==> flow/design.v <==
`timescale 1ns / 1ps
module division_float_32(clock, start, operand1, operand2, result, finish, illegal);
	input clock;  
	input start;  
	input [31:0] operand1, operand2;  
	output reg [31:0] result;  
	output reg finish;  
	output illegal;  
	reg [7:0] exponent;
	reg [23:0] significand1, significand2;
	reg [95:0] temp_operand1, temp_operand2;  
	reg [95:0] sub_result;
	reg [5:0] step;  
	always @(posedge clock) begin  
		if(start) begin
			significand1 = {1'b1, operand1[22:0]};
			significand2 = {1'b1, operand2[22:0]};
			temp_operand1 = {significand1, 24'b0};  
			temp_operand2 = {significand2, 48'b0};  
			finish = 0;
			step = 0;
		end
		if(step == 48) begin  
			sub_result = temp_operand1;  
			exponent = 127 + operand1[30:23] - operand2[30:23];
			if(sub_result[72:48] * 2 > significand2) begin
				sub_result = sub_result + 1;
			end
			if(sub_result[24]) begin
				result[22:0] = sub_result[23:1];
			end else begin
				exponent = exponent - 1;
				result[22:0] = sub_result[22:0];
			end
			if((127 + operand1[30:23]) < operand2[30:23]) begin
				exponent = 0;
			end
			result[31] = operand1[31] ^ operand2[31];
			result[30:23] = exponent;
			if(operand1 == 0) result = 0;
			finish = 1;
		end else begin  
			temp_operand1 = temp_operand1 << 1;  
			if (temp_operand1 >= temp_operand2) temp_operand1 = temp_operand1 - temp_operand2 + 1;
			step = step + 1;  
		end
	end
	assign illegal = (operand2 == 0) ? 1 : 0;  
endmodule
; Reports on division_float_32
; Each step is given for the RTL above and for the edited RTL.
; Lines under "before" count in the file above, lines under "after" in the edited file.
; "delta": "after" minus "before" as printed here. "change_rel_pct": 100 x difference / "before".
; Library cell names are shortened.
; The mark -- stands for no value.
[design]
design = division_float_32
clock = clock
library = sky130hd
lib_corner = tt_025C_1v80

; Edit of the RTL
; Unified diff, file above to edited file.
; A script made this edit. It changes what the design does and was not meant as an optimisation.
; begin of diff
@@ -42,5 +42,5 @@
 		end else begin  
 			temp_operand1 = temp_operand1 << 1;  
-			if (temp_operand1 >= temp_operand2) temp_operand1 = temp_operand1 - temp_operand2 + 1;
+			if (temp_operand1 >= temp_operand2) temp_operand1 = (temp_operand1 ^ temp_operand2) + 1;
 			step = step + 1;  
 		end
; end of diff

; Word-level counts
; Counts by Yosys on the flattened word-level netlist (proc, flatten, opt, wreduce; memories kept). Register bits leave out memories and registers merged into their read ports (data or address). Print and check cells are left out. Cells with the same type and inputs are merged into one.
[bits]
columns = element, before, after, delta, change_rel_pct
row1 = regBits, 255, 255, 0, 0.00
row2 = ram_bits, 0, 0, 0, --
row3 = elab_cells, 34, 34, 0, 0.00
row4 = input_bits, 66, 66, 0, 0.00
row5 = mem_count, 0, 0, 0, --
row6 = romBits, 0, 0, 0, --
row7 = latchBits, 0, 0, 0, --
row8 = clocked_rd_ports_x_width, 0, 0, 0, --
row9 = out_inout_bits, 34, 34, 0, 0.00
[classes]
columns = element, before, after, delta, change_rel_pct
row1 = n_addsub, 7, 6, -1, -14.29
row2 = bitwise, 1, 2, 1, 100.00
row3 = compare, 3, 3, 0, 0.00
row4 = div_mod_pow, 0, 0, 0, --
row5 = mul, 0, 0, 0, --
row6 = equal, 1, 1, 0, 0.00
row7 = reduce_logical, 3, 3, 0, 0.00
row8 = shift, 0, 0, 0, --
row9 = mux, 12, 12, 0, 0.00
[ops]
columns = op, before, after, delta, change_rel_pct
row1 = subtractor 96 bit, 1, 0, -1, -100.00
row2 = XOR 96 bit, 0, 1, 1, --
row3 = two-way mux 96 bit, 4, 4, 0, 0.00
row4 = logical NOT 32 bit, 2, 2, 0, 0.00
row5 = two-way mux 25 bit, 2, 2, 0, 0.00
row6 = two-way mux 6 bit, 2, 2, 0, 0.00
row7 = adder 25 x 1 -> 25 bit (second input constant), 1, 1, 0, 0.00
row8 = adder 6 x 1 -> 6 bit (second input constant), 1, 1, 0, 0.00
row9 = adder 7 x 8 -> 9 bit (first input constant), 1, 1, 0, 0.00
row10 = adder 96 x 1 -> 96 bit (second input constant), 1, 1, 0, 0.00
row11 = == test 6 bit (second input constant), 1, 1, 0, 0.00
row12 = greater-or-equal comparator 96 bit, 1, 1, 0, 0.00
row13 = > comparator 26 x 24 -> 1 bit, 1, 1, 0, 0.00
row14 = < comparator 9 x 8 -> 1 bit, 1, 1, 0, 0.00
row15 = two-way mux 1 bit, 1, 1, 0, 0.00
row16 = two-way mux 23 bit, 1, 1, 0, 0.00
row17 = two-way mux 24 bit, 1, 1, 0, 0.00
row18 = two-way mux 8 bit, 1, 1, 0, 0.00
row19 = OR reduction 2 bit, 1, 1, 0, 0.00
row20 = subtractor 8 x 1 -> 8 bit (second input constant), 1, 1, 0, 0.00
row21 = subtractor 8 bit, 1, 1, 0, 0.00
row22 = XOR 1 bit, 1, 1, 0, 0.00

; Longest topological paths
; Longest topological path by Yosys (ltp), each cell counted once; first at word level (registers and memories cut), then after technology mapping (sequential cells cut; the memories' decode and read muxes count).
[depth]
columns = element, before, after, delta, change_rel_pct
row1 = ltp_word, 5, 5, 0, 0.00
row2 = ABC_AREA, 0, 0, --, --
row3 = ltp_mapped, 24, 20, -4, -16.67
row4 = ltp_nobuf, 19, 13, -6, -31.58

; Netlist
; The flow's flattened synthesis, as Yosys stat reports it; memories are mapped. The netlist is that of the ABC_AREA named above (0 if unset); the other value can give another one.
[mapped]
columns = element, before, after, delta, change_rel_pct
row1 = mapped_cells, 2658, 2043, -615, -23.14
row2 = ff_cells, 254, 254, 0, 0.00
row3 = area_um2, 20771.2, 16400.7, -4370.5, -21.04
row4 = sequential_area_um2, 5405.2, 5405.2, 0.0, 0.00
row5 = buf_cells, 99, 117, 18, 18.18
[by_type]
columns = cell, before, after, delta, change_rel_pct
row1 = nand2_1, 312, 97, -215, -68.91
row2 = ha_1, 217, 132, -85, -39.17
row3 = a31oi_1, 19, 95, 76, 400.00
row4 = inv_1, 260, 190, -70, -26.92
row5 = a21oi_1, 215, 157, -58, -26.98
row6 = a21boi_0, 49, 0, -49, -100.00
row7 = nor2_1, 217, 170, -47, -21.66
row8 = clkbuf_1, 60, 102, 42, 70.00
row9 = nor4_1, 27, 65, 38, 140.74
row10 = nand2b_1, 31, 68, 37, 119.35
row11 = o21ai_1, 38, 2, -36, -94.74
row12 = o21a_1, 17, 52, 35, 205.88
row13 = a21o_1, 40, 6, -34, -85.00
row14 = fa_1, 36, 2, -34, -94.44
row15 = mux2i_1, 39, 8, -31, -79.49
row16 = nand3_1, 53, 23, -30, -56.60
row17 = o21bai_1, 28, 1, -27, -96.43
row18 = o21ai_0, 141, 125, -16, -11.35
; Not every row of either side is listed.

; Worst setup path after synthesis
; Source: OpenSTA report_checks on the synthesized netlist (no wires, ideal clock, input and output delay 20% of the period each), path of least setup slack; recovery checks are left aside. Register names are those of the netlist, which keeps one name where synthesis merged equal registers.
[synth_timing]
columns = element, before, after, delta, change_rel_pct
row1 = path_type, input to register, input to register, --, --
row2 = start, in start, in start, --, --
row3 = end, reg temp_operand1[89], reg temp_operand1[76], --, --
row4 = clock_period_ps, 5500, 5500, 0, 0.00
row5 = t_required_ps, 5378, 5378, 0, 0.00
row6 = setup_slack_ps, -7, -296, -289, --
row7 = launch_ps, 1100, 1100, 0, 0.00
row8 = in_delay_ps, 1100, 1100, 0, 0.00
row9 = n_path_buf, 6, 7, 1, 16.67
row10 = arrival_ps, 5385, 5675, 290, 5.39
row11 = setup_time_ps, 122, 122, 0, --
row12 = path_stages, 21, 18, -3, -14.29
row13 = delay_ps, 4407, 4697, 290, 6.58
row14 = synth_period_reached_ps, 5507, 5796, 289, 5.25
; "delay_ps" is the arrival time less input delay plus setup time.
; "path_stages" counts driving pins, that of a launching flip-flop among them; a cell with two outputs on the path counts twice.
; "synth_period_reached_ps" = period - worst setup slack (recovery checks aside). The figure is calculated, with input and output delays left at 20% of the set period.
; The rows between start and end are the longest chain of elaborated cells between them; the timing report does not say that the signal goes this way. Where chains are equally long, one stands for them.
; Each line given opens the expression or statement behind the cell; cells for indexed reads and writes are added by Yosys, which also makes memories of some case tables.
; A register here has more assigning lines than the two given.
[synth_via_before]
path_cell_list = buf_6 > buf_6 > buf_4 > clkbuf_1 > buf_1 > clkbuf_1 > nand2_1 > a21boi_0 > ha_1 > inv_1 > fa_1 > nand2b_1 > nor3b_1 > nand2_1 > nor4_1 > a211oi_2 > o31ai_1 > o221ai_2 > xnor2_1 > a221oi_1 > nor2_1
elab_chain_len = 5
cone_cells = 9
lines_between = 3
classes_between = add/sub (2); compare (1); eq/ne (1); mux (5)
[synth_rtl_before]
columns = element, line
row1 = from (decl), 4  ; input start;
row2 = two-way mux 96 bit, 15  ; if(start) begin
row3 = subtractor 96 bit, 44  ; if (temp_operand1 >= temp_operand2) temp_operand1 = temp_operand1 - temp_operand2 + 1;
row4 = adder 96 x 1 -> 96 bit, 44
row5 = two-way mux 96 bit, 44
row6 = two-way mux 96 bit, 23  ; if(step == 48) begin
row7 = to (assign), 18  ; temp_operand1 = {significand1, 24'b0};
row8 = to (assign), 43  ; temp_operand1 = temp_operand1 << 1;
row9 = to (decl), 11  ; reg [95:0] temp_operand1, temp_operand2;
[synth_via_after]
path_cell_list = buf_2 > buf_1 > clkbuf_1 > clkbuf_1 > clkbuf_1 > clkbuf_1 > nand2_1 > o21a_1 > ha_1 > or4_4 > nor4_1 > or3b_2 > or2_1 > clkbuf_1 > or4_1 > xor2_1 > o21ai_0 > a21oi_1
elab_chain_len = 5
cone_cells = 9
lines_between = 3
classes_between = add/sub (1); compare (1); eq/ne (1); mux (5); logic (1)
[synth_rtl_after]
columns = element, line
row1 = from (decl), 4  ; input start;
row2 = two-way mux 96 bit, 15  ; if(start) begin
row3 = XOR 96 bit, 44  ; if (temp_operand1 >= temp_operand2) temp_operand1 = (temp_operand1 ^ temp_operand2) + 1;
row4 = adder 96 x 1 -> 96 bit, 44
row5 = two-way mux 96 bit, 44
row6 = two-way mux 96 bit, 23  ; if(step == 48) begin
row7 = to (assign), 18  ; temp_operand1 = {significand1, 24'b0};
row8 = to (assign), 43  ; temp_operand1 = temp_operand1 << 1;
row9 = to (decl), 11  ; reg [95:0] temp_operand1, temp_operand2;

; Path in the finished layout
; Path of least setup slack in the final report of each run of set A (OpenROAD, finished layout, wires in). Where an end is a register, its clock arrival counts in the times.
; The path's times are printed in steps of 10 ps; the period is the one set.
[layout_timing]
columns = element, before, after, delta, change_rel_pct
row1 = path_type, input to register, input to register, --, --
row2 = start, in operand2[4], in start, --, --
row3 = end, reg temp_operand1[81], reg temp_operand1[76], --, --
row4 = setup_time_ps, 110, 70, -40, --
row5 = path_stages, 16, 12, -4, -25.00
row6 = clock_period_ps, 5050, 5050, 0, 0.00
row7 = t_required_ps, 5530, 5550, 20, 0.36
row8 = setup_slack_ps, 320, 620, 300, --
row9 = launch_ps, 1010, 1010, 0, 0.00
row10 = in_delay_ps, 1010, 1010, 0, 0.00
row11 = n_path_buf, 1, 2, 1, 100.00
row12 = arrival_ps, 5210, 4930, -280, -5.37
; The rows between start and end are the longest chain of elaborated cells between them; the timing report does not say that the signal goes this way. Where chains are equally long, one stands for them.
; A register here has more assigning lines than the two given.
[layout_via_before]
path_cell_list = clkdlybuf4s50_1 > nand2_1 > a21boi_0 > ha_1 > inv_1 > fa_1 > nor4bb_1 > nand2_1 > nor4_1 > a211oi_2 > nand2b_1 > a21boi_2 > o21ai_1 > a311oi_1 > a41oi_1 > o21ai_1
elab_chain_len = 5
cone_cells = 6
lines_between = 3
classes_between = add/sub (2); compare (1); mux (3)
[layout_rtl_before]
columns = element, line
row1 = from (decl), 5  ; input [31:0] operand1, operand2;
row2 = two-way mux 96 bit, 15  ; if(start) begin
row3 = subtractor 96 bit, 44  ; if (temp_operand1 >= temp_operand2) temp_operand1 = temp_operand1 - temp_operand2 + 1;
row4 = adder 96 x 1 -> 96 bit, 44
row5 = two-way mux 96 bit, 44
row6 = two-way mux 96 bit, 23  ; if(step == 48) begin
row7 = to (assign), 18  ; temp_operand1 = {significand1, 24'b0};
row8 = to (assign), 43  ; temp_operand1 = temp_operand1 << 1;
row9 = to (decl), 11  ; reg [95:0] temp_operand1, temp_operand2;
[layout_via_after]
path_cell_list = buf_6 > buf_12 > mux2_2 > ha_1 > nor4_1 > nand4_1 > or4_1 > or2_1 > or4_1 > xor2_1 > o21ai_0 > a21oi_1
elab_chain_len = 5
cone_cells = 9
lines_between = 3
classes_between = add/sub (1); compare (1); eq/ne (1); mux (5); logic (1)
[layout_rtl_after]
columns = element, line
row1 = from (decl), 4  ; input start;
row2 = two-way mux 96 bit, 15  ; if(start) begin
row3 = XOR 96 bit, 44  ; if (temp_operand1 >= temp_operand2) temp_operand1 = (temp_operand1 ^ temp_operand2) + 1;
row4 = adder 96 x 1 -> 96 bit, 44
row5 = two-way mux 96 bit, 44
row6 = two-way mux 96 bit, 23  ; if(step == 48) begin
row7 = to (assign), 18  ; temp_operand1 = {significand1, 24'b0};
row8 = to (assign), 43  ; temp_operand1 = temp_operand1 << 1;
row9 = to (decl), 11  ; reg [95:0] temp_operand1, temp_operand2;

; Flow runs
; Both versions went through the flow (Yosys, OpenROAD) with the same settings in each pair. Constraints: input delay and output delay 20% of the set period each, output load 0.01 pF.
[settings_set_A]
period_ns = 5.05
CAP_MARGIN = 20
CORE_MARGIN = 2
CORE_UTILIZATION = 40
SLEW_MARGIN = 20
[results_set_A]
columns = element, before, after, delta, change_rel_pct
row1 = worst_setup_slack_ps, 322, 620, 298, --
row2 = worst_hold_slack_ps, 430, 421, -9, --
row3 = yosys_chip_area_um2, 20771.2, 16400.7, -4370.5, -21.04
row4 = design_power_mw, 15.139, 6.418, -8.721, -57.61
row5 = period_less_ws_ps, 4728, 4430, -298, -6.30
row6 = layout_stdcell_area_um2, 24898.9, 19770.2, -5128.7, -20.60
row7 = tns_setup_ps, 0, 0, 0, --
row8 = fin_util_pct, 48.5, 48.6, 0.1, --
row9 = dieArea_um2, 53766.0, 42638.1, -11127.9, -20.70
[settings_set_B]
ABC_AREA = 0
CELL_PAD_IN_SITES_GLOBAL_PLACEMENT = 3
CORE_ASPECT_RATIO = 0.54
CORE_MARGIN = 3
CORE_UTILIZATION = 42
GPL_ROUTABILITY_DRIVEN = 0
GPL_TIMING_DRIVEN = 1
HOLD_SLACK_MARGIN = 0.25
MIN_ROUTING_LAYER = met1
PLACE_DENSITY_LB_ADDON = 0.02
SLEW_MARGIN = 20
TNS_END_PERCENT = 95
period_ns = 8.88
CAP_MARGIN = 20
[results_set_B]
columns = element, before, after, delta, change_rel_pct
row1 = worst_setup_slack_ps, 1655, 2428, 773, --
row2 = worst_hold_slack_ps, 428, 430, 2, --
row3 = yosys_chip_area_um2, 20771.2, 16400.7, -4370.5, -21.04
row4 = design_power_mw, 8.229, 3.416, -4.813, -58.49
row5 = period_less_ws_ps, 7225, 6452, -773, -10.70
row6 = layout_stdcell_area_um2, 23217.3, 18654.1, -4563.2, -19.65
row7 = tns_setup_ps, 0, 0, 0, --
row8 = fin_util_pct, 47.9, 49.1, 1.2, --
row9 = dieArea_um2, 52287.2, 41569.1, -10718.1, -20.50
; "period_less_ws_ps" = clock period - worst setup slack. The figure is calculated, with input and output delays left at 20% of the set period.
; "design_power_mw" is the tool's figure for a default switching activity; nothing was simulated.
